==> flow/design.v <==
module fpu_add_pipe(
    input aclk,
    input [15:0] s_axis_a_tdata,                
    input [15:0] s_axis_b_tdata,                
    input s_axis_a_tvalid,
    input s_axis_b_tvalid,
    output reg [15:0] m_axis_result_tdata,               
    output  m_axis_result_tvalid
    );
    reg [1:0] error_num;
    reg is_ready_out;
    reg [14:0] sum_raw_1;
    reg sum_raw_zero_1;
    reg [4:0] l_e_1;
    reg [4:0] l_e_0_1;
    reg [10:0] l_m_1; 
    reg l_s_1;
    reg is_valid_ain_1, is_valid_bin_1;
    reg [15:0] opa_1, opb_1;
    reg s_zero_1;
    reg [1:0] ls_zero_1;
    reg pos_add_neg_inf_1;
    reg guard_2;
    reg round_bit_2;
    reg sticky_2;
    reg [14:0] sum_raw_2;
    reg sum_raw_zero_2;
    reg [4:0] sum_e_0_2;
    reg [3:0] shift_m_2;
    reg e_subnormal_2;
    reg normalize_flag_2;
    reg [4:0] l_e_0_2;
    reg l_s_2;
    reg [4:0] l_e_2;
    reg [10:0] l_m_2; 
    reg is_valid_ain_2, is_valid_bin_2;
    reg [15:0] opa_2, opb_2;
    reg s_zero_2;
    reg [1:0] ls_zero_2;
    reg pos_add_neg_inf_2;
    reg guard_3;
    reg round_bit_3;
    reg sticky_3;
    reg [10:0] sum_normalize_3;
    reg [4:0] sum_e_3;
    reg l_s_3;
    reg [4:0] l_e_0_3;
    reg [10:0] l_m_3; 
    reg sum_raw_zero_3;
    reg is_valid_ain_3, is_valid_bin_3;
    reg [15:0] opa_3, opb_3;
    reg s_zero_3;
    reg [1:0] ls_zero_3;
    reg pos_add_neg_inf_3;
    wire opa_s;
    wire opb_s;
    wire [4:0] opa_e;
    wire [4:0] opb_e;
    wire [4:0] opa_e_s;
    wire [4:0] opb_e_s;
    wire [10:0] opa_m;
    wire [10:0] opb_m;
    wire subnormal_a;
    wire subnormal_b;
    wire is_valid_ain_0;
    wire is_valid_bin_0;
    wire [15:0] opa_0;
    wire [15:0] opb_0;
    assign opa_s = s_axis_a_tdata[15];
    assign opb_s = s_axis_b_tdata[15];
    assign subnormal_a = ~(|opa_e);
    assign subnormal_b = ~(|opb_e);
    assign opa_e = s_axis_a_tdata[14:10];
    assign opb_e = s_axis_b_tdata[14:10];
    assign opa_e_s = subnormal_a ? opa_e + 1 : opa_e;
    assign opb_e_s = subnormal_b ? opb_e + 1 : opb_e;
    assign opa_m = subnormal_a ? {1'b0, s_axis_a_tdata[9:0]} : {1'b1, s_axis_a_tdata[9:0]};
    assign opb_m = subnormal_b ? {1'b0, s_axis_b_tdata[9:0]} : {1'b1, s_axis_b_tdata[9:0]};
    assign is_valid_ain_0 = s_axis_a_tvalid;
    assign is_valid_bin_0 = s_axis_b_tvalid;
    assign opa_0 = s_axis_a_tdata;
    assign opb_0 = s_axis_b_tdata;
    wire opa_lt_opb = (opa_e > opb_e) ? 1 : ((opa_e == opb_e) && (s_axis_a_tdata[9:0] > s_axis_b_tdata[9:0])) ? 1 : 0;
    wire l_s = opa_lt_opb ? opa_s : opb_s;
    wire s_s = opa_lt_opb ? opb_s : opa_s;
    wire l_subnormal = opa_lt_opb ? subnormal_a : subnormal_b;
    wire s_subnormal = opa_lt_opb ? subnormal_b : subnormal_a;
    wire [4:0] l_e_0 = opa_lt_opb ? opa_e : opb_e;
    wire [4:0] s_e_0 = opa_lt_opb ? opb_e : opa_e;
    wire [4:0] l_e = opa_lt_opb ? opa_e_s : opb_e_s;
    wire [4:0] s_e = opa_lt_opb ? opb_e_s : opa_e_s;
    wire [10:0] l_m = opa_lt_opb ? opa_m : opb_m;
    wire [10:0] s_m = opa_lt_opb ? opb_m : opa_m;
    wire s_zero = s_subnormal && ~(|s_m[9:0]);
    wire [1:0] ls_zero = { l_s && s_s, (l_subnormal && ~(|l_m[9:0])) && s_zero };
    wire pos_add_neg_inf = (l_s ^ s_s) && (&s_e) && (~(|s_axis_a_tdata[9:0])&&~(|s_axis_b_tdata[9:0])); 
    wire [4:0] diff = l_e - s_e;
    wire [3:0] diff_e = diff > 4'd14 ? 4'd14 : diff;
    wire [13:0] s_m_shift_0 = {s_m, 3'b0};
    reg sticky;
    always@(*)begin
        case(diff_e)
        00: sticky = 1'b0;
        01: sticky = s_m_shift_0[0];
        02: sticky = |s_m_shift_0[01:0];
        03: sticky = |s_m_shift_0[02:0];
        04: sticky = |s_m_shift_0[03:0];
        05: sticky = |s_m_shift_0[04:0];
        06: sticky = |s_m_shift_0[05:0];
        07: sticky = |s_m_shift_0[06:0];
        08: sticky = |s_m_shift_0[07:0];
        09: sticky = |s_m_shift_0[08:0];
        10: sticky = |s_m_shift_0[09:0];
        11: sticky = |s_m_shift_0[10:0];
        12: sticky = |s_m_shift_0[11:0];
        13: sticky = |s_m_shift_0[12:0];
        default: sticky = |s_m_shift_0[13:0];
        endcase
    end
    wire [13:0] s_m_shift_1 = s_m_shift_0 >> diff_e;
    wire [13:0] s_m_shift = {s_m_shift_1[13:1], s_m_shift_1[0] | sticky};
    wire sub_add_flag = s_s ^ l_s;
    wire [13:0] l_m_longer = {l_m, 3'b0};
    wire [14:0] sum_raw = sub_add_flag ? l_m_longer - s_m_shift : l_m_longer + s_m_shift;
    wire sum_raw_zero = ~(|sum_raw);
    wire normalize_flag = sum_raw_1[14];
    wire [5:0] e_right_shift = l_e_1 + 1;   
    wire [4:0] sum_e_right = e_right_shift[5] ? 5'b11111 : e_right_shift[4:0];
    wire [4:0] sum_e_0 = normalize_flag ? sum_e_right : l_e_1; 
    wire [10:0] sum_for_normalize = normalize_flag ? sum_raw_1[13:4] : sum_raw_1[12:3];
    wire [3:0] shift_m_0;
    LZC_for_fadd_new U0_shift_module(sum_raw_1[13:3], shift_m_0);
    wire guard_0 = normalize_flag ? sum_raw_1[3] : sum_raw_1[2];
    wire round_bit_0 = normalize_flag ? sum_raw_1[2] : sum_raw_1[1];
    wire sticky_n_0 = normalize_flag ? (sum_raw_1[1] | sum_raw_1[0]) : sum_raw_1[0];
    wire e_subnormal = (sum_e_0 <= shift_m_0 && ~normalize_flag) || (sum_e_0==1 && l_e_0_1==0);
    wire [3:0] shift_m = (sum_e_0 == 1 || normalize_flag) ? 0 : 
                        e_subnormal ? l_e_1 - 1 : shift_m_0;
    wire guard;
    wire round_bit;
    Rounding_bit_gen U0_rounding_module(shift_m, guard_0, round_bit_0, guard, round_bit);
    wire [14:0] sum_normalize_00 = sum_raw_2 << shift_m_2;
    wire [10:0] sum_normalize_0 = normalize_flag_2 ? sum_raw_2[13:4] : sum_normalize_00[12:3];
    wire [4:0] sum_e = (e_subnormal_2 && ~sum_normalize_00[13])? sum_e_0_2 - shift_m_2 - 1 : sum_e_0_2 - shift_m_2;
    wire [10:0] sum_m = (guard_3 && (round_bit_3 | sticky_3 | sum_normalize_3[0])) ? sum_normalize_3 + 1 :
                                                                                sum_normalize_3;
    wire [4:0] sum_e_f = sum_m[10] ? sum_e_3 + 1 : sum_e_3;
    reg [15:0] sum_f;
    reg [15:0] sum_ff;
    reg [4:0] sum_e_ff;
    reg pos_add_neg_inf_ff;
    reg vld_ff;
    always@(posedge aclk)begin
        sum_f <= pos_add_neg_inf_3 ? 16'hfe00 :
            ls_zero_3[0] ? {ls_zero_3[1], 15'b0} : 16'hffff;
        sum_ff <= s_zero_3 | (&l_e_0_3) ? {l_s_3, l_e_0_3, l_m_3[9:0]} : 
            sum_raw_zero_3 ? 16'b0 :
            &sum_e_f ? {l_s_3, sum_e_f, 10'b0} : {l_s_3, sum_e_f, sum_m[9:0]};     
        sum_e_ff <= sum_e_f;   
        pos_add_neg_inf_ff <= pos_add_neg_inf_3;
        vld_ff <= is_valid_ain_3 & is_valid_bin_3;
    end
    reg [15:0] sum_fff;
    reg [15:0] sum_e_fff;
    reg pos_add_neg_inf_fff;
    reg vld_fff;
    always@(posedge aclk)begin
        sum_fff <= &sum_f ? sum_ff : sum_f;
        sum_e_fff <= sum_e_ff;
        pos_add_neg_inf_fff <= pos_add_neg_inf_ff;
        vld_fff <= vld_ff;
    end
    always@(posedge aclk)begin
        m_axis_result_tdata <= sum_fff;
        is_ready_out <= vld_fff;
        error_num <= (&(sum_fff[14:10]) && |(sum_fff[9:0])) | pos_add_neg_inf_fff ? 1:(&(sum_fff[14:10]) && ~(|sum_fff[9:0])) ? 2:0;
    end
    assign m_axis_result_tvalid = ~(|error_num) && is_ready_out;
    always@(posedge aclk)begin
        l_e_1 <= l_e;
        l_e_0_1 <= l_e_0;
        l_m_1 <= l_m;
        l_s_1 <= l_s;
        sum_raw_1 <= sum_raw;
        sum_raw_zero_1 <= sum_raw_zero;
        is_valid_ain_1 <= is_valid_ain_0;
        is_valid_bin_1 <= is_valid_bin_0;
        opa_1 <= opa_0;
        opb_1 <= opb_0;
        s_zero_1 <= s_zero;
        ls_zero_1 <= ls_zero;
        pos_add_neg_inf_1 <= pos_add_neg_inf;
    end
    always@(posedge aclk)begin
        sum_raw_2 <= sum_raw_1;
        sum_raw_zero_2 <= sum_raw_zero_1;
        sum_e_0_2 <= sum_e_0;
        guard_2 <= guard;
        round_bit_2 <= round_bit;
        sticky_2 <= sticky_n_0;
        shift_m_2 <= shift_m;
        e_subnormal_2 <= e_subnormal;
        normalize_flag_2 <= normalize_flag;
        l_e_0_2 <= l_e_0_1;
        l_s_2 <= l_s_1;
        l_e_2 <= l_e_1;
        l_m_2 <= l_m_1;
        is_valid_ain_2 <= is_valid_ain_1;
        is_valid_bin_2 <= is_valid_bin_1;
        opa_2 <= opa_1;
        opb_2 <= opb_1;
        s_zero_2 <= s_zero_1;
        ls_zero_2 <= ls_zero_1;
        pos_add_neg_inf_2 <= pos_add_neg_inf_1;             
    end
    always@(posedge aclk)begin
        guard_3 <= guard_2;
        round_bit_3 <= round_bit_2;
        sticky_3 <= sticky_2;
        sum_normalize_3 <= sum_normalize_0;
        sum_raw_zero_3 <= sum_raw_zero_2;
        sum_e_3 <= sum_e;
        l_s_3 <= l_s_2;
        l_e_0_3 <= l_e_0_2;
        l_m_3 <= l_m_2;
        is_valid_ain_3 <= is_valid_ain_2;
        is_valid_bin_3 <= is_valid_bin_2;
        opa_3 <= opa_2;
        opb_3 <= opb_2;
        s_zero_3 <= s_zero_2;
        ls_zero_3 <= ls_zero_2;
        pos_add_neg_inf_3 <= pos_add_neg_inf_2;        
    end
endmodule
module LZC_for_fadd_new(
    input wire [10:0] op,
    output wire [3:0] shift_cnt
    );
    assign shift_cnt =
    op[10] ? 0 :
    op[9] ? 1 :
    op[8] ? 2 :
    op[7] ? 3 :
    op[6] ? 4 :
    op[5] ? 5 :
    op[4] ? 6 :
    op[3] ? 7 :
    op[2] ? 8 :
    op[1] ? 9 :
    op[0] ? 10:
    11;
endmodule
module Rounding_bit_gen(
    input wire [3:0] shift_m,
    input wire guard_i,
    input wire round_bit_i,
    output wire guard_o,
    output wire round_bit_o
    );
    reg guard;
    reg round_bit;
    always@(*)begin
        case(shift_m)
        0: begin 
            guard = guard_i; 
            round_bit = round_bit_i;
        end
        1: begin
            guard = round_bit_i;
            round_bit = 0;
        end
        default: begin
            guard = 0;
            round_bit = 0;
        end
        endcase
    end
    assign guard_o = guard;
    assign round_bit_o = round_bit;
endmodule
module fpu_sub_pipe(
    input aclk,
    input [15:0] s_axis_a_tdata,                
    input [15:0] s_axis_b_tdata,                
    input s_axis_a_tvalid,
    input s_axis_b_tvalid,
    output reg [15:0] m_axis_result_tdata,               
    output  m_axis_result_tvalid
    );
    reg is_ready_out;
    reg [1:0] error_num;
    reg [14:0] sum_raw_1;
    reg sum_raw_zero_1;
    reg [4:0] l_e_1;
    reg [4:0] l_e_0_1;
    reg [10:0] l_m_1; 
    reg f_s_1;
    reg l_s_1;
    reg is_valid_ain_1, is_valid_bin_1;
    reg [15:0] opa_1, opb_1;
    reg s_zero_1;
    reg [1:0] ls_zero_1;
    reg pos_add_neg_inf_1;
    reg guard_2;
    reg round_bit_2;
    reg sticky_2;
    reg [14:0] sum_raw_2;
    reg sum_raw_zero_2;
    reg [4:0] sum_e_0_2;
    reg [3:0] shift_m_2;
    reg e_subnormal_2;
    reg normalize_flag_2;
    reg [4:0] l_e_0_2;
    reg f_s_2;
    reg l_s_2;
    reg [4:0] l_e_2;
    reg [10:0] l_m_2; 
    reg is_valid_ain_2, is_valid_bin_2;
    reg [15:0] opa_2, opb_2;
    reg s_zero_2;
    reg [1:0] ls_zero_2;
    reg pos_add_neg_inf_2;
    reg guard_3;
    reg round_bit_3;
    reg sticky_3;
    reg [10:0] sum_normalize_3;
    reg [4:0] sum_e_3;
    reg f_s_3;
    reg l_s_3;
    reg [4:0] l_e_0_3;
    reg [10:0] l_m_3; 
    reg sum_raw_zero_3;
    reg is_valid_ain_3, is_valid_bin_3;
    reg [15:0] opa_3, opb_3;
    reg s_zero_3;
    reg [1:0] ls_zero_3;
    reg pos_add_neg_inf_3;
    wire opa_s;
    wire opb_s;
    wire [4:0] opa_e;
    wire [4:0] opb_e;
    wire [4:0] opa_e_s;
    wire [4:0] opb_e_s;
    wire [10:0] opa_m;
    wire [10:0] opb_m;
    wire subnormal_a;
    wire subnormal_b;
    wire is_valid_ain_0;
    wire is_valid_bin_0;
    wire [15:0] opa_0;
    wire [15:0] opb_0;
    assign opa_s = s_axis_a_tdata[15];
    assign opb_s = s_axis_b_tdata[15];
    assign subnormal_a = ~(|opa_e);
    assign subnormal_b = ~(|opb_e);
    assign opa_e = s_axis_a_tdata[14:10];
    assign opb_e = s_axis_b_tdata[14:10];
    assign opa_e_s = subnormal_a ? opa_e + 1 : opa_e;
    assign opb_e_s = subnormal_b ? opb_e + 1 : opb_e;
    assign opa_m = subnormal_a ? {1'b0, s_axis_a_tdata[9:0]} : {1'b1, s_axis_a_tdata[9:0]};
    assign opb_m = subnormal_b ? {1'b0, s_axis_b_tdata[9:0]} : {1'b1, s_axis_b_tdata[9:0]};
    assign is_valid_ain_0 = s_axis_a_tvalid;
    assign is_valid_bin_0 = s_axis_b_tvalid;
    assign opa_0 = s_axis_a_tdata;
    assign opb_0 = s_axis_b_tdata;
    wire opa_lt_opb = (opa_e > opb_e) ? 1 : ((opa_e == opb_e) && (s_axis_a_tdata[9:0] > s_axis_b_tdata[9:0])) ? 1 : 0;
    wire f_s = ((opa_lt_opb && ~opa_s) || (~opa_lt_opb && opb_s)) ? 0 : 1; 
    wire l_s = opa_lt_opb ? opa_s : opb_s;
    wire s_s = opa_lt_opb ? opb_s : opa_s;
    wire l_subnormal = opa_lt_opb ? subnormal_a : subnormal_b;
    wire s_subnormal = opa_lt_opb ? subnormal_b : subnormal_a;
    wire [4:0] l_e_0 = opa_lt_opb ? opa_e : opb_e;
    wire [4:0] s_e_0 = opa_lt_opb ? opb_e : opa_e;
    wire [4:0] l_e = opa_lt_opb ? opa_e_s : opb_e_s;
    wire [4:0] s_e = opa_lt_opb ? opb_e_s : opa_e_s;
    wire [10:0] l_m = opa_lt_opb ? opa_m : opb_m;
    wire [10:0] s_m = opa_lt_opb ? opb_m : opa_m;
    wire s_zero = s_subnormal && ~(|s_m[9:0]);
    wire [1:0] ls_zero = { l_s && s_s, (l_subnormal && ~(|l_m[9:0])) && s_zero };
    wire pos_add_neg_inf = (l_s ^ s_s) && (&s_e) && (~(|s_axis_a_tdata[9:0])&&~(|s_axis_b_tdata[9:0])); 
    wire [4:0] diff = l_e - s_e;
    wire [3:0] diff_e = diff > 4'd14 ? 4'd14 : diff;
    wire [13:0] s_m_shift_0 = {s_m, 3'b0};
    reg sticky;
    always@(*)begin
        case(diff_e)
        00: sticky = 1'b0;
        01: sticky = s_m_shift_0[0];
        02: sticky = |s_m_shift_0[01:0];
        03: sticky = |s_m_shift_0[02:0];
        04: sticky = |s_m_shift_0[03:0];
        05: sticky = |s_m_shift_0[04:0];
        06: sticky = |s_m_shift_0[05:0];
        07: sticky = |s_m_shift_0[06:0];
        08: sticky = |s_m_shift_0[07:0];
        09: sticky = |s_m_shift_0[08:0];
        10: sticky = |s_m_shift_0[09:0];
        11: sticky = |s_m_shift_0[10:0];
        12: sticky = |s_m_shift_0[11:0];
        13: sticky = |s_m_shift_0[12:0];
        default: sticky = |s_m_shift_0[13:0];
        endcase
    end
    wire [13:0] s_m_shift_1 = s_m_shift_0 >> diff_e;
    wire [13:0] s_m_shift = {s_m_shift_1[13:1], s_m_shift_1[0] | sticky};
    wire sub_add_flag = s_s ^ l_s;
    wire [13:0] l_m_longer = {l_m, 3'b0};
    wire [14:0] sum_raw = sub_add_flag ? l_m_longer + s_m_shift : l_m_longer - s_m_shift;
    wire sum_raw_zero = ~(|sum_raw);
    wire normalize_flag = sum_raw_1[14];
    wire [5:0] e_right_shift = l_e_1 + 1;   
    wire [4:0] sum_e_right = e_right_shift[5] ? 5'b11111 : e_right_shift[4:0];
    wire [4:0] sum_e_0 = normalize_flag ? sum_e_right : l_e_1; 
    wire [10:0] sum_for_normalize = normalize_flag ? sum_raw_1[13:4] : sum_raw_1[12:3];
    wire [3:0] shift_m_0;
    LZC_for_fadd_new U0_shift_module(sum_raw_1[13:3], shift_m_0);
    wire guard_0 = normalize_flag ? sum_raw_1[3] : sum_raw_1[2];
    wire round_bit_0 = normalize_flag ? sum_raw_1[2] : sum_raw_1[1];
    wire sticky_n_0 = normalize_flag ? (sum_raw_1[1] | sum_raw_1[0]) : sum_raw_1[0];
    wire e_subnormal = (sum_e_0 <= shift_m_0 && ~normalize_flag) || (sum_e_0==1 && l_e_0_1==0);
    wire [3:0] shift_m = (sum_e_0 == 1 || normalize_flag) ? 0 : 
                        e_subnormal ? l_e_1 - 1 : shift_m_0;
    wire guard;
    wire round_bit;
    Rounding_bit_gen U0_rounding_module(shift_m, guard_0, round_bit_0, guard, round_bit);
    wire [14:0] sum_normalize_00 = sum_raw_2 << shift_m_2;
    wire [10:0] sum_normalize_0 = normalize_flag_2 ? sum_raw_2[13:4] : sum_normalize_00[12:3];
    wire [4:0] sum_e = (e_subnormal_2 && ~sum_normalize_00[13])? sum_e_0_2 - shift_m_2 - 1 : sum_e_0_2 - shift_m_2;
    wire [10:0] sum_m = (guard_3 && (round_bit_3 | sticky_3 | sum_normalize_3[0])) ? sum_normalize_3 + 1 :
                                                                                sum_normalize_3;
    wire [4:0] sum_e_f = sum_m[10] ? sum_e_3 + 1 : sum_e_3;
    reg [15:0] sum_f;
    reg [15:0] sum_ff;
    reg [4:0] sum_e_ff;
    reg pos_add_neg_inf_ff;
    reg vld_ff;
    always@(posedge aclk)begin
        sum_f <= pos_add_neg_inf_3 ? 16'hfe00 :
            ls_zero_3[0] ? {ls_zero_3[1], 15'b0} : 16'hffff;
        sum_ff <= s_zero_3 | (&l_e_0_3) ? {f_s_3, l_e_0_3, l_m_3[9:0]} : 
            sum_raw_zero_3 ? 16'b0 :
            &sum_e_f ? {f_s_3, sum_e_f, 10'b0} : {f_s_3, sum_e_f, sum_m[9:0]};     
        sum_e_ff <= sum_e_f;   
        pos_add_neg_inf_ff <= pos_add_neg_inf_3;
        vld_ff <= is_valid_ain_3 & is_valid_bin_3;
    end
    reg [15:0] sum_fff;
    reg [15:0] sum_e_fff;
    reg pos_add_neg_inf_fff;
    reg vld_fff;
    always@(posedge aclk)begin
        sum_fff <= &sum_f ? sum_ff : sum_f;
        sum_e_fff <= sum_e_ff;
        pos_add_neg_inf_fff <= pos_add_neg_inf_ff;
        vld_fff <= vld_ff;
    end
    always@(posedge aclk)begin
        m_axis_result_tdata <= sum_fff;
        is_ready_out <= vld_fff;
        error_num <= (&(sum_fff[14:10]) && |(sum_fff[9:0])) | pos_add_neg_inf_fff ? 1:(&(sum_fff[14:10]) && ~(|sum_fff[9:0])) ? 2:0;
    end
    assign m_axis_result_tvalid = ~(|error_num) && is_ready_out;
    always@(posedge aclk)begin
        l_e_1 <= l_e;
        l_e_0_1 <= l_e_0;
        l_m_1 <= l_m;
        l_s_1 <= l_s;
        f_s_1 <= f_s;
        sum_raw_1 <= sum_raw;
        sum_raw_zero_1 <= sum_raw_zero;
        is_valid_ain_1 <= is_valid_ain_0;
        is_valid_bin_1 <= is_valid_bin_0;
        opa_1 <= opa_0;
        opb_1 <= opb_0;
        s_zero_1 <= s_zero;
        ls_zero_1 <= ls_zero;
        pos_add_neg_inf_1 <= pos_add_neg_inf;
    end
    always@(posedge aclk)begin
        sum_raw_2 <= sum_raw_1;
        sum_raw_zero_2 <= sum_raw_zero_1;
        sum_e_0_2 <= sum_e_0;
        guard_2 <= guard;
        round_bit_2 <= round_bit;
        sticky_2 <= sticky_n_0;
        shift_m_2 <= shift_m;
        e_subnormal_2 <= e_subnormal;
        normalize_flag_2 <= normalize_flag;
        l_e_0_2 <= l_e_0_1;
        l_s_2 <= l_s_1;
        f_s_2 <= f_s_1;
        l_e_2 <= l_e_1;
        l_m_2 <= l_m_1;
        is_valid_ain_2 <= is_valid_ain_1;
        is_valid_bin_2 <= is_valid_bin_1;
        opa_2 <= opa_1;
        opb_2 <= opb_1;
        s_zero_2 <= s_zero_1;
        ls_zero_2 <= ls_zero_1;
        pos_add_neg_inf_2 <= pos_add_neg_inf_1;             
    end
    always@(posedge aclk)begin
        guard_3 <= guard_2;
        round_bit_3 <= round_bit_2;
        sticky_3 <= sticky_2;
        sum_normalize_3 <= sum_normalize_0;
        sum_raw_zero_3 <= sum_raw_zero_2;
        sum_e_3 <= sum_e;
        l_s_3 <= l_s_2;
        f_s_3 <= f_s_2;
        l_e_0_3 <= l_e_0_2;
        l_m_3 <= l_m_2;
        is_valid_ain_3 <= is_valid_ain_2;
        is_valid_bin_3 <= is_valid_bin_2;
        opa_3 <= opa_2;
        opb_3 <= opb_2;
        s_zero_3 <= s_zero_2;
        ls_zero_3 <= ls_zero_2;
        pos_add_neg_inf_3 <= pos_add_neg_inf_2;        
    end
endmodule
module fpu_mul_pipe(
    input aclk,
    input [15:0] s_axis_a_tdata,   
    input [15:0] s_axis_b_tdata,   
    input s_axis_a_tvalid,
    input s_axis_b_tvalid,
    output reg [15:0] m_axis_result_tdata,  
    output m_axis_result_tvalid
    );
    reg is_ready_out;
    reg [1:0] error_num;
    reg [6:0] opa_e_s_1, opb_e_s_1;
    reg [10:0] opa_m_s_1, opb_m_s_1;
    reg opa_s_1, opb_s_1;
    reg is_valid_ain_1, is_valid_bin_1;
    reg zero_mul_1;
    reg [1:0] nan_mul_1;
    reg [15:0] opa_1, opb_1;
    reg [6:0] mul_e_2;
    reg mul_s_2;
    reg [21:0] mul_m_raw_2;
    reg is_valid_ain_2, is_valid_bin_2;
    reg zero_mul_2;
    reg [1:0] nan_mul_2;    
    reg [15:0] opa_2, opb_2;
    reg [6:0] mul_e_test_3;
    reg [21:0] mul_m_raw_3;
    reg [21:0] mul_normalize_test_3;
    reg [6:0] mul_e_3;
    reg mul_s_3;
    reg is_valid_ain_3, is_valid_bin_3;
    reg zero_mul_3;
    reg [1:0] nan_mul_3;    
    reg [15:0] opa_3, opb_3;
    reg [11:0] mul_normalize_4;
    reg sticky_4;
    reg ovf_4;
    reg mul_s_4;
    reg round_up_or_not_4;
    reg [6:0] mul_e_test_f_4;
    reg is_valid_ain_4, is_valid_bin_4;
    reg zero_mul_4;
    reg [1:0] nan_mul_4;    
    reg [15:0] opa_4, opb_4;
    wire ovf;
    wire opa_s, opb_s;
    wire [4:0] opa_e, opb_e;
    wire [6:0] opa_e_n, opb_e_n;
    wire [6:0] opa_e_s, opb_e_s;
    wire [10:0] opa_m, opb_m;
    wire [10:0] opa_m_s, opb_m_s;
    wire subnormal_a, subnormal_b;
    wire nan_a, nan_b;
    wire is_valid_ain_0, is_valid_bin_0;
    wire [15:0] opa_0, opb_0;
    assign opa_s = s_axis_a_tdata[15];
    assign opb_s = s_axis_b_tdata[15];
    assign subnormal_a = ~(|opa_e);
    assign subnormal_b = ~(|opb_e);
    assign opa_e = s_axis_a_tdata[14:10];
    assign opb_e = s_axis_b_tdata[14:10];
    assign opa_e_n = opa_e - 7'd15;
    assign opb_e_n = opb_e - 7'd15;
    assign nan_a = &opa_e;
    assign nan_b = &opb_e;
    assign opa_m = subnormal_a ? {1'b0, s_axis_a_tdata[9:0]} : {1'b1, s_axis_a_tdata[9:0]};
    assign opb_m = subnormal_b ? {1'b0, s_axis_b_tdata[9:0]} : {1'b1, s_axis_b_tdata[9:0]};
    assign is_valid_ain_0 = s_axis_a_tvalid;
    assign is_valid_bin_0 = s_axis_b_tvalid;
    assign opa_0 = s_axis_a_tdata;
    assign opb_0 = s_axis_b_tdata;
    wire [3:0] shift_a;
    wire [3:0] shift_b;
    LZC_for_fmul_pipe U1_shift_module(opa_m, shift_a);
    LZC_for_fmul_pipe U2_shift_module(opb_m, shift_b);
    assign opa_m_s = subnormal_a ? opa_m << shift_a : opa_m;
    assign opb_m_s = subnormal_b ? opb_m << shift_b : opb_m;
    assign opa_e_s = subnormal_a ? opa_e_n + 1 - shift_a : opa_e_n;
    assign opb_e_s = subnormal_b ? opb_e_n + 1 - shift_b : opb_e_n;
    wire zero_mul = (~(|opa_e) && ~(|s_axis_a_tdata[9:0])) | (~(|opb_e) && ~(|s_axis_b_tdata[9:0]));
    wire [1:0] nan_mul = {nan_a, nan_b};
    wire [6:0] mul_e = opb_e_s + opa_e_s + 1;
    wire mul_s = opa_s ^ opb_s;
    wire [21:0] mul_m_raw = opa_m_s * opb_m_s;
    wire normalize_flag = mul_m_raw_2[21];
    wire [3:0] shift_m_0;
    LZC_for_fmul_pipe U0_shift_module(mul_m_raw_2[21:11], shift_m_0);
    wire [4:0] shift_m_test = normalize_flag ? 0 : shift_m_0;
    wire [21:0] mul_normalize_test = mul_m_raw_2 << shift_m_test;
    wire [6:0] mul_e_test = mul_e_2 - shift_m_test;
    wire right_normalize_flag = $signed(mul_e_test_3) < -14;
    wire [6:0] right_shift = right_normalize_flag ? -14 - mul_e_test_3 : 0;
    reg [6:0] right_sft_ff;
    reg [6:0] mul_e_test_33;
    reg [21:0] mul_normalize_test_33;
    reg [21:0] mul_m_raw_33;
    reg [6:0] mul_e_33;
    reg [1:0] nan_mul_33;
    reg mul_s_33;
    reg is_valid_ain_33, is_valid_bin_33;
    reg zero_mul_33;
    reg [15:0] opa_33, opb_33;
    always@(posedge aclk) begin
        right_sft_ff <= right_shift;
        mul_e_test_33 <= mul_e_test_3;
        mul_normalize_test_33 <= mul_normalize_test_3;
        mul_m_raw_33 <= mul_m_raw_3;
        mul_e_33 <= mul_e_3;
        nan_mul_33 <= nan_mul_3;
        mul_s_33 <= mul_s_3;
        is_valid_ain_33 <= is_valid_ain_3;
        is_valid_bin_33 <= is_valid_bin_3;
        zero_mul_33 <= zero_mul_3;
        opa_33 <= opa_3;
        opb_33 <= opb_3; 
    end
    wire [6:0] mul_e_test_f = mul_e_test_33 + right_sft_ff;
    wire [21:0] mul_normalize_test_right = mul_normalize_test_33 >> right_sft_ff;
    wire or_result;
    assign or_result = |mul_normalize_test_33[9:0];
    reg sticky;
    always@(*)begin
        case(right_sft_ff)
        7'd00: sticky = or_result;
        01: sticky = mul_normalize_test_33[10] | or_result;
        02: sticky = |mul_normalize_test_33[11:10] | or_result;
        03: sticky = |mul_normalize_test_33[12:10] | or_result;
        04: sticky = |mul_normalize_test_33[13:10] | or_result;
        05: sticky = |mul_normalize_test_33[14:10] | or_result;
        06: sticky = |mul_normalize_test_33[15:10] | or_result;
        07: sticky = |mul_normalize_test_33[16:10] | or_result;
        08: sticky = |mul_normalize_test_33[17:10] | or_result;
        09: sticky = |mul_normalize_test_33[18:10] | or_result;
        10: sticky = |mul_normalize_test_33[19:10] | or_result;
        11: sticky = |mul_normalize_test_33[20:10] | or_result;
        default: sticky = |mul_normalize_test_33[21:10] | or_result;
        endcase
    end
    reg [6:0] right_sft_fff;
    reg [6:0] mul_e_test_ff;
    reg [21:0]  mul_normalize_test_right_f;
    reg [21:0] mul_m_raw_333;
    reg [6:0] mul_e_333;
    reg [1:0] nan_mul_333;
    reg sticky_333;
    reg mul_s_333;
    reg is_valid_ain_333, is_valid_bin_333;
    reg zero_mul_333;
    reg [15:0] opa_333, opb_333;
    always@(posedge aclk)begin
        right_sft_fff <= right_sft_ff;
        mul_e_test_ff <= mul_e_test_f;
        mul_normalize_test_right_f <= mul_normalize_test_right;
        mul_m_raw_333 <= mul_m_raw_33;
        sticky_333 <= sticky;
        mul_e_333 <= mul_e_33;
        nan_mul_333 <= nan_mul_33;
        mul_s_333 <= mul_s_33;
        is_valid_ain_333 <= is_valid_ain_33;
        is_valid_bin_333 <= is_valid_bin_33;
        zero_mul_333 <= zero_mul_33;
        opa_333 <= opa_33;
        opb_333 <= opb_33; 
    end
    wire ovf_1 = (mul_m_raw_333[21] && (& (mul_e_333 + 15))) || (|nan_mul_333) ? 1 : 0;
    wire [10:0] round_bits = mul_normalize_test_right_f[10:0];
    wire last_mantissa = mul_normalize_test_right_f[11];
    wire [9:0] round_bits_nos = round_bits[9:0];
    reg round_up_or_not;
    always@(*)begin
        if(round_bits[10] == 1 && ((|round_bits_nos) | sticky_333))begin
            round_up_or_not = 1;
        end
        else if(round_bits[10] == 1 && (~(|round_bits_nos))) begin
            round_up_or_not = last_mantissa ? 1:0;
        end
        else begin
            round_up_or_not = 0;
        end        
    end
    wire [11:0] mul_normalize = ovf_1 ? 11'b0 :
                mul_normalize_test_right_f[21:11] + round_up_or_not; 
    always@(posedge aclk)begin
        ovf_4 <= ovf_1;
        mul_normalize_4 <= mul_normalize;
        mul_s_4 <= mul_s_333;
        mul_e_test_f_4 <= mul_e_test_ff;
        is_valid_ain_4 <= is_valid_ain_333;
        is_valid_bin_4 <= is_valid_bin_333;
        zero_mul_4 <= zero_mul_333;
        nan_mul_4 <= nan_mul_333;  
        opa_4 <= opa_333;
        opb_4 <= opb_333;     
    end
    wire [6:0] mul_e_f = mul_normalize_4[11] ? mul_e_test_f_4 + 1: mul_e_test_f_4;
    wire [6:0] mul_e_ff = mul_e_f + 15;
    wire ovf_f = $signed(mul_e_ff) > 30;
    wire [6:0] mul_e_fff = $signed(mul_e_ff[4:0]) == 1 && ~mul_normalize_4[10] ? 6'd0 :
                            mul_e_ff;
    wire [15:0] mul_r = {mul_s_4, mul_e_fff[4:0], mul_normalize_4[9:0]};
    reg [6:0] mul_e_fff1;
    reg ovf_f1;
    reg [15:0] mul_r_f;
    reg mul_s_5;
    reg is_valid_ain_5, is_valid_bin_5;
    reg zero_mul_5;
    reg [1:0] nan_mul_5;    
    reg [15:0] opa_5, opb_5;
    always@(posedge aclk)begin
        mul_e_fff1 <= mul_e_fff;
        ovf_f1 <= ovf_f | ovf_4;
        mul_r_f <= mul_r;
        is_valid_ain_5 <= is_valid_ain_4;
        is_valid_bin_5 <= is_valid_bin_4;
        zero_mul_5 <= zero_mul_4;
        nan_mul_5 <= nan_mul_4;  
        mul_s_5 <= mul_s_4;
        opa_5 <= opa_4;
        opb_5 <= opb_4;  
    end
    wire [15:0] mul_f;
    assign mul_f = nan_mul_5[1] ? {mul_s_5, opa_5[14:0]} :
                nan_mul_5[0] && ~nan_mul_5[1] ? {mul_s_5, opb_5[14:0]} : 
                zero_mul_5 ? {mul_s_5, 15'b0} : 
                ovf_f1 && ~(|nan_mul_5) ? {mul_s_5, 5'b11111, 10'b0} : 
                mul_r_f;
    always@(posedge aclk)begin
        m_axis_result_tdata <= mul_f;
        error_num <= (ovf_f1 && |(mul_f[9:0])) ? 1 : 
                    (ovf_f1 && ~(|mul_f[9:0])) ? 2 : 0;
        is_ready_out <= is_valid_ain_5 & is_valid_bin_5;
    end
    assign m_axis_result_tvalid = ~(|error_num) && is_ready_out;
    always@(posedge aclk)begin
        mul_e_2 <= mul_e;
        mul_s_2 <= mul_s;
        mul_m_raw_2 <= mul_m_raw;
        is_valid_ain_2 <= is_valid_ain_0;
        is_valid_bin_2 <= is_valid_bin_0;
        zero_mul_2 <= zero_mul;
        nan_mul_2 <= nan_mul;
        opa_2 <= opa_0;
        opb_2 <= opb_0;
    end
    always @(posedge aclk) begin
        mul_s_3 <= mul_s_2;
        mul_e_test_3 <= mul_e_test;
        mul_m_raw_3 <= mul_m_raw_2;
        mul_normalize_test_3 <= mul_normalize_test;
        mul_e_3 <= mul_e_2;
        is_valid_ain_3 <= is_valid_ain_2;
        is_valid_bin_3 <= is_valid_bin_2;
        zero_mul_3 <= zero_mul_2;
        nan_mul_3 <= nan_mul_2;  
        opa_3 <= opa_2;
        opb_3 <= opb_2;         
    end
endmodule
module LZC_for_fmul_pipe(
    input wire [10:0] op,
    output wire [3:0] shift_cnt
    );
    assign shift_cnt =
    op[10] ? 0 :
    op[9] ? 1 :
    op[8] ? 2 :
    op[7] ? 3 :
    op[6] ? 4 :
    op[5] ? 5 :
    op[4] ? 6 :
    op[3] ? 7 :
    op[2] ? 8 :
    op[1] ? 9 :
    op[0] ? 10:
    11;
endmodule
module fpu_comp_large(
    input aclk,
    input [15:0] s_axis_a_tdata,                
    input [15:0] s_axis_b_tdata,                
    input s_axis_a_tvalid,
    input s_axis_b_tvalid,
    output [7:0] m_axis_result_tdata,               
    output reg m_axis_result_tvalid
    );
    wire opa_s;
    wire opb_s;
    wire [4:0] opa_e;
    wire [4:0] opb_e;
    wire [4:0] opa_e_s;
    wire [4:0] opb_e_s;
    wire [10:0] opa_m;
    wire [10:0] opb_m;
    wire [15:0] opa_0;
    wire [15:0] opb_0;
    reg [15:0] opa_1;
    reg [15:0] opb_1;
    wire is_valid_ain_0, is_valid_bin_0;
    reg is_valid_ain_1, is_valid_bin_1;
    reg is_ready_out;
    reg [1:0] error_num;
    assign opa_s = s_axis_a_tdata[15];
    assign opb_s = s_axis_b_tdata[15];
    assign opa_e = s_axis_a_tdata[14:10];
    assign opb_e = s_axis_b_tdata[14:10];
    assign opa_m = s_axis_a_tdata[9:0];
    assign opb_m = s_axis_b_tdata[9:0];
    assign opa_0 = s_axis_a_tdata;
    assign opb_0 = s_axis_b_tdata;
    assign is_valid_ain_0 = s_axis_a_tvalid;
    assign is_valid_bin_0 = s_axis_b_tvalid;
    wire a_e_b = ~(| (s_axis_a_tdata ^ s_axis_b_tdata));
    wire s_a_g_b = (~opa_s) & opb_s;
    wire s_a_e_b = ~(opa_s ^ opb_s);
    wire e_a_g_b = (opa_e > opb_e);
    wire e_a_l_b = (opa_e < opb_e);
    wire e_a_e_b = (opa_e == opb_e);
    wire m_a_g_b = (opa_m > opb_m);
    wire m_a_l_b = (opa_m < opb_m);
    reg con1;
    reg con2;
    reg con3;
    reg con4;
    reg con5;
    reg con6;
    always@(posedge aclk)begin
        con1 <= a_e_b;
        con2 <= ~a_e_b & s_a_g_b;
        con3 <= ~a_e_b & s_a_e_b & (~opa_s) & e_a_g_b;
        con4 <= ~a_e_b & s_a_e_b & (~opa_s) & e_a_e_b & m_a_g_b;
        con5 <= ~a_e_b & s_a_e_b & opa_s & e_a_l_b;
        con6 <= ~a_e_b & s_a_e_b & opa_s & e_a_e_b & m_a_l_b;     
        opa_1 <= opa_0;
        opb_1 <= opb_0;   
        is_valid_ain_1 <= is_valid_ain_0;
        is_valid_bin_1 <= is_valid_bin_0;
    end
    assign m_axis_result_tdata = (con1 | con2 | con3 | con4 | con5 | con6) ? 8'b00000001 : 8'b00000000;
    always@(*)begin
        m_axis_result_tvalid = is_valid_ain_1 & is_valid_bin_1;
        is_ready_out = m_axis_result_tvalid;
    end
endmodule
module fpu16_top(
    input         aclk,
    input  [15:0] a,
    input  [15:0] b,
    input         a_valid,
    input         b_valid,
    output [15:0] add_result,
    output        add_valid,
    output [15:0] sub_result,
    output        sub_valid,
    output [15:0] mul_result,
    output        mul_valid,
    output [7:0]  cmp_result,
    output        cmp_valid
    );
    fpu_add_pipe u_add(
        .aclk(aclk),
        .s_axis_a_tdata(a), .s_axis_b_tdata(b),
        .s_axis_a_tvalid(a_valid), .s_axis_b_tvalid(b_valid),
        .m_axis_result_tdata(add_result), .m_axis_result_tvalid(add_valid));
    fpu_sub_pipe u_sub(
        .aclk(aclk),
        .s_axis_a_tdata(a), .s_axis_b_tdata(b),
        .s_axis_a_tvalid(a_valid), .s_axis_b_tvalid(b_valid),
        .m_axis_result_tdata(sub_result), .m_axis_result_tvalid(sub_valid));
    fpu_mul_pipe u_mul(
        .aclk(aclk),
        .s_axis_a_tdata(a), .s_axis_b_tdata(b),
        .s_axis_a_tvalid(a_valid), .s_axis_b_tvalid(b_valid),
        .m_axis_result_tdata(mul_result), .m_axis_result_tvalid(mul_valid));
    fpu_comp_large u_cmp(
        .aclk(aclk),
        .s_axis_a_tdata(a), .s_axis_b_tdata(b),
        .s_axis_a_tvalid(a_valid), .s_axis_b_tvalid(b_valid),
        .m_axis_result_tdata(cmp_result), .m_axis_result_tvalid(cmp_valid));
endmodule
Wiki page: fpu16_top / tool data

Tool chain data of fpu16_top
Tool output for the design above before and after an edit, in the order of the flow.
"orig" refers to lines of the RTL above, "edited" to lines of the edited file.
"change" is "edited" less "orig", of the values as shown; "change_rel_pct" is that difference over "orig", in percent.
Library cell names are shortened.
{ "setup": {"top": "fpu16_top", "clock_port": "aclk", "cell_library": "sky130hd", "corner": "tt_025C_1v80"} }

The edit
Unified diff, file above to edited file.
A script made this edit. It changes what the design does and was not meant as an optimisation.
begin of diff
@@ -427,5 +427,5 @@
     wire [10:0] sum_normalize_0 = normalize_flag_2 ? sum_raw_2[13:4] : sum_normalize_00[12:3];
     wire [4:0] sum_e = (e_subnormal_2 && ~sum_normalize_00[13])? sum_e_0_2 - shift_m_2 - 1 : sum_e_0_2 - shift_m_2;
-    wire [10:0] sum_m = (guard_3 && (round_bit_3 | sticky_3 | sum_normalize_3[0])) ? sum_normalize_3 + 1 :
+    wire [10:0] sum_m = (guard_3 && (round_bit_3 | sticky_3 | sum_normalize_3[0])) ? sum_normalize_3 | 1 :
                                                                                 sum_normalize_3;
     wire [4:0] sum_e_f = sum_m[10] ? sum_e_3 + 1 : sum_e_3;
end of diff

Elaborated design
Counts by Yosys on the flattened word-level netlist (proc, flatten, opt, wreduce; memories kept). Register bits leave out memories and registers merged into their read ports (data or address); mux counts leave out enables and synchronous resets folded into registers. Print and check cells are left out.
{ "word_totals": {"columns": ["item", "orig", "edited", "change", "change_rel_pct"], "rows": [
  ["elab_cells", 518, 517, -1, -0.19],
  ["register_bits", 808, 808, 0, 0.00]
]} }
{ "classes": {"columns": ["item", "orig", "edited", "change", "change_rel_pct"], "rows": [
  ["muxes", 125, 125, 0, 0.00],
  ["n_cmp", 10, 10, 0, 0.00],
  ["eq_ne", 30, 30, 0, 0.00],
  ["reduce_logical", 97, 97, 0, 0.00],
  ["n_shift", 7, 7, 0, 0.00],
  ["n_logic", 74, 74, 0, 0.00],
  ["mul", 1, 1, 0, 0.00],
  ["add_sub_neg", 30, 29, -1, -3.33]
]} }
{ "ops": {"columns": ["cell", "orig", "edited", "change", "change_rel_pct"], "rows": [
  ["two-way mux 1 bit", 23, 24, 1, 4.35],
  ["two-way mux 11 bit", 8, 7, -1, -12.50],
  ["adder 10 x 1 -> 11 bit (second input constant)", 2, 1, -1, -50.00]
]} }
Unchanged operator kinds not shown: 78.

Logic depth
Longest topological path by Yosys (ltp), each cell counted once; first at word level (registers and memories cut), then after technology mapping (sequential cells cut; the memories' decode and read muxes count).
{ "logic_depth": {"columns": ["item", "orig", "edited", "change", "change_rel_pct"], "rows": [
  ["ltp_word", 18, 18, 0, 0.00],
  ["ABC_AREA", "0", "0", null, null],
  ["mapped_depth", 42, 42, 0, 0.00]
]} }

Mapped cells and area
The flow's flattened synthesis, as Yosys stat reports it; memories are mapped. The netlist is that of the ABC_AREA named above (0 if unset); the other value can give another one.
{ "by_type": {"columns": ["type", "orig", "edited", "change", "change_rel_pct"], "rows": [
  ["nor2_1", 296, 266, -30, -10.14],
  ["nand2_1", 291, 272, -19, -6.53],
  ["o21ai_0", 152, 133, -19, -12.50],
  ["clkbuf_1", 117, 100, -17, -14.53],
  ["mux2i_1", 98, 114, 16, 16.33],
  ["a21oi_1", 173, 159, -14, -8.09],
  ["and3_1", 26, 18, -8, -30.77],
  ["nor2b_1", 35, 42, 7, 20.00],
  ["and2_1", 34, 27, -7, -20.59],
  ["nand2b_1", 33, 26, -7, -21.21],
  ["a31oi_1", 22, 15, -7, -31.82],
  ["or3_1", 21, 14, -7, -33.33],
  ["a41oi_1", 13, 6, -7, -53.85],
  ["nand3_1", 50, 44, -6, -12.00],
  ["nor4_1", 35, 29, -6, -17.14],
  ["or2_2", 11, 17, 6, 54.55],
  ["a2111oi_0", 9, 3, -6, -66.67],
  ["o21a_1", 26, 31, 5, 19.23]
]} }
Unchanged cell types not shown: 10.
Not every row of either side is listed.
{ "synth_totals": {"columns": ["item", "orig", "edited", "change", "change_rel_pct"], "rows": [
  ["synth_area_um2", 31221.2, 30495.5, -725.7, -2.32],
  ["flip_flops", 703, 703, 0, 0.00],
  ["n_buf", 142, 127, -15, -10.56],
  ["cell_count", 3271, 3122, -149, -4.56],
  ["seqArea_um2", 14073.5, 14073.5, 0.0, 0.00]
]} }
By module: a second synthesis without flattening, with its own total; a netlist apart from the flattened one above.
{ "hier_totals": {"columns": ["item", "orig", "edited", "change", "change_rel_pct"], "rows": [
  ["cells_unflattened", 3996, 3885, -111, -2.78],
  ["area_unflattened_um2", 37709.9, 37154.4, -555.5, -1.47]
]} }
Each row is one instance without its submodules.
{ "modules_orig": {"columns": ["module", "cells", "mod_area_um2", "n_inst"], "rows": [
  ["fpu_mul_pipe", 1722, 17550.6, 1],
  ["fpu_add_pipe", 1044, 9457.8, 1],
  ["fpu_sub_pipe", 1054, 9440.3, 1],
  ["fpu_comp_large", 83, 696.9, 1],
  ["LZC_for_fmul_pipe", 17, 96.3, 3],
  ["LZC_for_fadd_new", 17, 96.3, 2],
  ["Rounding_bit_gen", 4, 41.3, 2],
  ["fpu16_top", 0, 0.0, 1]
]} }
{ "modules_edited": {"columns": ["module", "cells", "mod_area_um2", "n_inst"], "rows": [
  ["fpu_mul_pipe", 1712, 17500.5, 1],
  ["fpu_add_pipe", 1019, 9262.6, 1],
  ["fpu_sub_pipe", 978, 9130.0, 1],
  ["fpu_comp_large", 83, 696.9, 1],
  ["LZC_for_fmul_pipe", 17, 96.3, 3],
  ["LZC_for_fadd_new", 17, 96.3, 2],
  ["Rounding_bit_gen", 4, 41.3, 2],
  ["fpu16_top", 0, 0.0, 1]
]} }

Timing after synthesis
OpenSTA on the mapped netlist: ideal clock, no wires. The path of least setup slack (recovery checks aside). Input and output delay are each 20% of the period. Register names are those of the netlist, which keeps one name where synthesis merged equal registers.
{ "synth_timing": {"columns": ["item", "orig", "edited", "change", "change_rel_pct"], "rows": [
  ["kind", "input -> register", "input -> register", null, null],
  ["from", "input port b[6]", "input port b[8]", null, null],
  ["to", "register u_sub.sum_raw_zero_1", "register u_add.sum_raw_zero_1", null, null],
  ["setup_ps", 87, 88, 1, null],
  ["t_arrival_ps", 9061, 8965, -96, -1.06],
  ["delay_ps", 7548, 7453, -95, -1.26],
  ["in_delay_ps", 1600, 1600, 0, 0.00],
  ["tclk_ps", 8000, 8000, 0, 0.00],
  ["path_slack_ps", -1148, -1053, 95, null],
  ["driving_pins", 36, 35, -1, -2.78],
  ["synth_period_reached_ps", 9148, 9053, -95, -1.04]
]} }
"delay_ps" is the arrival time less input delay plus setup time.
"driving_pins": output pins that drive a net of the path, with the launching flip-flop's if there is one; two outputs of one cell count as two.
"synth_period_reached_ps" is the clock period less the worst setup slack; recovery checks do not enter. This is arithmetic on one report: input and output delays are still those of the set period (20% each).
Between the ends stands the longest chain of elaborated cells between them, by number of cells; it is not shown to be the way that was timed. Of several equally long chains one is given.
A line is the first line of the expression or statement that the cell stems from. Yosys adds cells for indexed reads and writes and turns some case tables into memories.
{ "synth_via_orig": {"path_cell_list": "clkbuf_1 inv_1 ha_1 and4_1 nand3_1 o21ai_1 nor2_1 o21ai_2 clkbuf_1 mux2i_1 ha_1 fa_1 nand2b_1 a21oi_1 xnor3_2 or2_1 buf_6 clkbuf_1 nand2_1 o22ai_1 or2_2 a221oi_1 ha_1 a21oi_1 o21bai_1 a21oi_1 o21bai_1 a21oi_1 o21ba_2 o21ai_0 a211oi_1 o22ai_1 a21boi_0 a2111o_1 nor4_1 nor4b_2", "elab_chain_cells": 16} }
{ "synth_lines_orig": {"columns": ["item", "line_no", "text"], "rows": [
  ["start, declared", 868, "input  [15:0] b,"],
  ["> comparator 10 bit", 366, "wire opa_lt_opb = (opa_e > opb_e) ? 1 : ((opa_e == opb_e) && (s_axis_a_tdata[9:0] > s_axis_b_tdata[9:0])) ? 1 ..."],
  ["logical AND 1 bit", 366, null],
  ["two-way mux 1 bit (2 in a row)", 366, null],
  ["two-way mux 5 bit", 374, "wire [4:0] l_e = opa_lt_opb ? opa_e_s : opb_e_s;"],
  ["subtractor 5 bit", 381, "wire [4:0] diff = l_e - s_e;"],
  ["> comparator 5 x 4 -> 1 bit", 382, "wire [3:0] diff_e = diff > 4'd14 ? 4'd14 : diff;"],
  ["two-way mux 4 bit", 382, null],
  ["zero test 4 bit", 386, "case(diff_e)"],
  ["OR reduction 4 bit", null, null],
  ["case mux 1 bit (select 11 bit)", 386, null],
  ["OR 1 bit", 405, "wire [13:0] s_m_shift = {s_m_shift_1[13:1], s_m_shift_1[0] | sticky};"],
  ["subtractor 14 x 14 -> 15 bit", 408, "wire [14:0] sum_raw = sub_add_flag ? l_m_longer + s_m_shift : l_m_longer - s_m_shift;"],
  ["two-way mux 15 bit", 408, null],
  ["OR reduction 15 bit", 409, "wire sum_raw_zero = ~(|sum_raw);"],
  ["inverter 1 bit", 409, null],
  ["end, assigned", 470, "sum_raw_zero_1 <= sum_raw_zero;"],
  ["end, declared", 293, "reg sum_raw_zero_1;"]
]} }
{ "synth_via_edited": {"path_cell_list": "clkbuf_1 inv_1 ha_1 o21ai_0 nor2_1 a2111oi_4 o21a_1 buf_6 buf_6 clkbuf_1 buf_1 clkbuf_1 o21ai_0 ha_1 or3_1 a31oi_1 a21boi_1 nor2_1 a22oi_1 nand3_1 o21ai_0 ha_1 a21o_1 a21oi_1 o21bai_1 a21oi_1 o21bai_1 a21oi_1 o21bai_1 a21oi_1 o21ai_0 nor2_1 a221oi_1 or4_1 nor4_2", "elab_chain_cells": 16} }
{ "synth_lines_edited": {"columns": ["item", "line_no", "text"], "rows": [
  ["start, declared", 868, "input  [15:0] b,"],
  ["> comparator 10 bit", 83, "wire opa_lt_opb = (opa_e > opb_e) ? 1 : ((opa_e == opb_e) && (s_axis_a_tdata[9:0] > s_axis_b_tdata[9:0])) ? 1 ..."],
  ["logical AND 1 bit", 83, null],
  ["two-way mux 1 bit (2 in a row)", 83, null],
  ["two-way mux 5 bit", 90, "wire [4:0] l_e = opa_lt_opb ? opa_e_s : opb_e_s;"],
  ["subtractor 5 bit", 97, "wire [4:0] diff = l_e - s_e;"],
  ["> comparator 5 x 4 -> 1 bit", 98, "wire [3:0] diff_e = diff > 4'd14 ? 4'd14 : diff;"],
  ["two-way mux 4 bit", 98, null],
  ["zero test 4 bit", 102, "case(diff_e)"],
  ["OR reduction 4 bit", null, null],
  ["case mux 1 bit (select 11 bit)", 102, null],
  ["OR 1 bit", 121, "wire [13:0] s_m_shift = {s_m_shift_1[13:1], s_m_shift_1[0] | sticky};"],
  ["adder 14 x 14 -> 15 bit", 124, "wire [14:0] sum_raw = sub_add_flag ? l_m_longer - s_m_shift : l_m_longer + s_m_shift;"],
  ["two-way mux 15 bit", 124, null],
  ["OR reduction 15 bit", 125, "wire sum_raw_zero = ~(|sum_raw);"],
  ["inverter 1 bit", 125, null],
  ["end, assigned", 185, "sum_raw_zero_1 <= sum_raw_zero;"],
  ["end, declared", 13, "reg sum_raw_zero_1;"]
]} }

Path in the finished layout
From the final timing report of the runs of pair 1: the path of least setup slack in the routed layout; clock arrival at registers is part of the times.
The report prints the path's times to 10 ps; the period is as set.
{ "layout_timing": {"columns": ["item", "orig", "edited", "change", "change_rel_pct"], "rows": [
  ["kind", "input -> register", "input -> register", null, null],
  ["from", "input port b[2]", "input port a[4]", null, null],
  ["to", "register u_mul.mul_m_raw_2[21]", "register u_mul.mul_m_raw_2[21]", null, null],
  ["setup_ps", 70, 120, 50, null],
  ["t_arrival_ps", 8320, 8210, -110, -1.32],
  ["driving_pins", 36, 32, -4, -11.11],
  ["in_delay_ps", 1590, 1590, 0, 0.00],
  ["tclk_ps", 7960, 7960, 0, 0.00],
  ["path_slack_ps", 160, 230, 70, null]
]} }
Between the ends stands the longest chain of elaborated cells between them, by number of cells; it is not shown to be the way that was timed. Of several equally long chains one is given.
{ "layout_via_orig": {"path_cell_list": "buf_8 clkinvlp_4 buf_6 nand2_4 a311o_1 a211oi_4 buf_12 buf_4 a21oi_2 mux2i_2 nand2_1 o21ai_0 buf_4 buf_4 nand2_2 fa_1 inv_1 fa_1 inv_1 fa_1 inv_1 fa_1 inv_1 fa_1 inv_2 ha_4 a21boi_4 o21ai_4 a21boi_4 o21ai_4 a21boi_2 o211a_1 o21a_1 o21a_1 o41ai_2 xnor2_1", "elab_chain_cells": 13} }
{ "layout_lines_orig": {"columns": ["item", "line_no", "text"], "rows": [
  ["start, declared", 868, "input  [15:0] b,"],
  ["two-way mux 11 bit", 588, "assign opb_m = subnormal_b ? {1'b0, s_axis_b_tdata[9:0]} : {1'b1, s_axis_b_tdata[9:0]};"],
  ["two-way mux 4 bit", 793, "op[2] ? 8 :"],
  ["two-way mux 4 bit", 792, "op[3] ? 7 :"],
  ["two-way mux 4 bit", 791, "op[4] ? 6 :"],
  ["two-way mux 4 bit", 790, "op[5] ? 5 :"],
  ["two-way mux 4 bit", 789, "op[6] ? 4 :"],
  ["two-way mux 4 bit", 788, "op[7] ? 3 :"],
  ["two-way mux 4 bit", 787, "op[8] ? 2 :"],
  ["two-way mux 4 bit", 786, "op[9] ? 1 :"],
  ["two-way mux 4 bit", 785, "op[10] ? 0 :"],
  ["left shift 11 x 4 -> 11 bit", 598, "assign opb_m_s = subnormal_b ? opb_m << shift_b : opb_m;"],
  ["two-way mux 11 bit", 598, null],
  ["multiplier 11 x 11 -> 22 bit", 605, "wire [21:0] mul_m_raw = opa_m_s * opb_m_s;"],
  ["end, assigned", 758, "mul_m_raw_2 <= mul_m_raw;"],
  ["end, declared", 542, "reg [21:0] mul_m_raw_2;"]
]} }
{ "layout_via_edited": {"path_cell_list": "clkdlybuf4s15_1 nor3_1 nor3_2 nor3_2 nor3_4 buf_4 nand3b_1 and2_1 a2111oi_4 o21ai_1 a22oi_2 buf_6 buf_4 nand2_2 fa_1 fa_1 inv_1 fa_1 inv_1 fa_1 inv_2 fa_1 ha_4 o21ai_2 a21boi_1 o21a_1 nor2_2 o21bai_1 a31o_2 a41o_1 o41ai_2 xnor2_1", "elab_chain_cells": 11} }
{ "layout_lines_edited": {"columns": ["item", "line_no", "text"], "rows": [
  ["start, declared", 867, "input  [15:0] a,"],
  ["two-way mux 11 bit", 587, "assign opa_m = subnormal_a ? {1'b0, s_axis_a_tdata[9:0]} : {1'b1, s_axis_a_tdata[9:0]};"],
  ["two-way mux 4 bit", 791, "op[4] ? 6 :"],
  ["two-way mux 4 bit", 790, "op[5] ? 5 :"],
  ["two-way mux 4 bit", 789, "op[6] ? 4 :"],
  ["two-way mux 4 bit", 788, "op[7] ? 3 :"],
  ["two-way mux 4 bit", 787, "op[8] ? 2 :"],
  ["two-way mux 4 bit", 786, "op[9] ? 1 :"],
  ["two-way mux 4 bit", 785, "op[10] ? 0 :"],
  ["left shift 11 x 4 -> 11 bit", 597, "assign opa_m_s = subnormal_a ? opa_m << shift_a : opa_m;"],
  ["two-way mux 11 bit", 597, null],
  ["multiplier 11 x 11 -> 22 bit", 605, "wire [21:0] mul_m_raw = opa_m_s * opb_m_s;"],
  ["end, assigned", 758, "mul_m_raw_2 <= mul_m_raw;"],
  ["end, declared", 542, "reg [21:0] mul_m_raw_2;"]
]} }

Layout results
Both versions went through the flow (Yosys, OpenROAD) with the same settings in each pair. Constraints: input delay and output delay 20% of the set period each, output load 0.01 pF.
{ "flow_settings_pair_1": {"CORE_UTILIZATION": 40, "period_ns": 7.96, "CAP_MARGIN": 20, "CORE_MARGIN": 2, "SLEW_MARGIN": 20} }
{ "measured_pair_1": {"columns": ["item", "orig", "edited", "change", "change_rel_pct"], "rows": [
  ["final_stdcell_area_um2", 40227.3, 38506.9, -1720.4, -4.28],
  ["die_footprint_um2", 80304.2, 78464.4, -1839.8, -2.29],
  ["synthesis_area_um2", 31221.2, 30495.5, -725.7, -2.32],
  ["worst_setup_slack_ps", 162, 228, 66, null],
  ["achieved_period_ps", 7798, 7732, -66, -0.85]
]} }
{ "flow_settings_pair_2": {"CAP_MARGIN": 35, "CELL_PAD_IN_SITES_DETAIL_PLACEMENT": 1, "CORE_UTILIZATION": 27, "GPL_ROUTABILITY_DRIVEN": 0, "HOLD_SLACK_MARGIN": 0.07, "MAX_ROUTING_LAYER": "met5", "PLACE_DENSITY_LB_ADDON": 0.14, "SETUP_SLACK_MARGIN": -0.27, "period_ns": 13.2, "CORE_MARGIN": 2, "SLEW_MARGIN": 20} }
{ "measured_pair_2": {"columns": ["item", "orig", "edited", "change", "change_rel_pct"], "rows": [
  ["final_stdcell_area_um2", 36772.8, 35823.1, -949.7, -2.58],
  ["die_footprint_um2", 118370.0, 115651.0, -2719.0, -2.30],
  ["synthesis_area_um2", 31221.2, 30495.5, -725.7, -2.32],
  ["worst_setup_slack_ps", 1614, 2092, 478, null],
  ["achieved_period_ps", 11586, 11108, -478, -4.13]
]} }
By "achieved_period_ps" is meant the clock period of the run minus its worst setup slack. This is arithmetic on one report: input and output delays are still those of the set period (20% each).
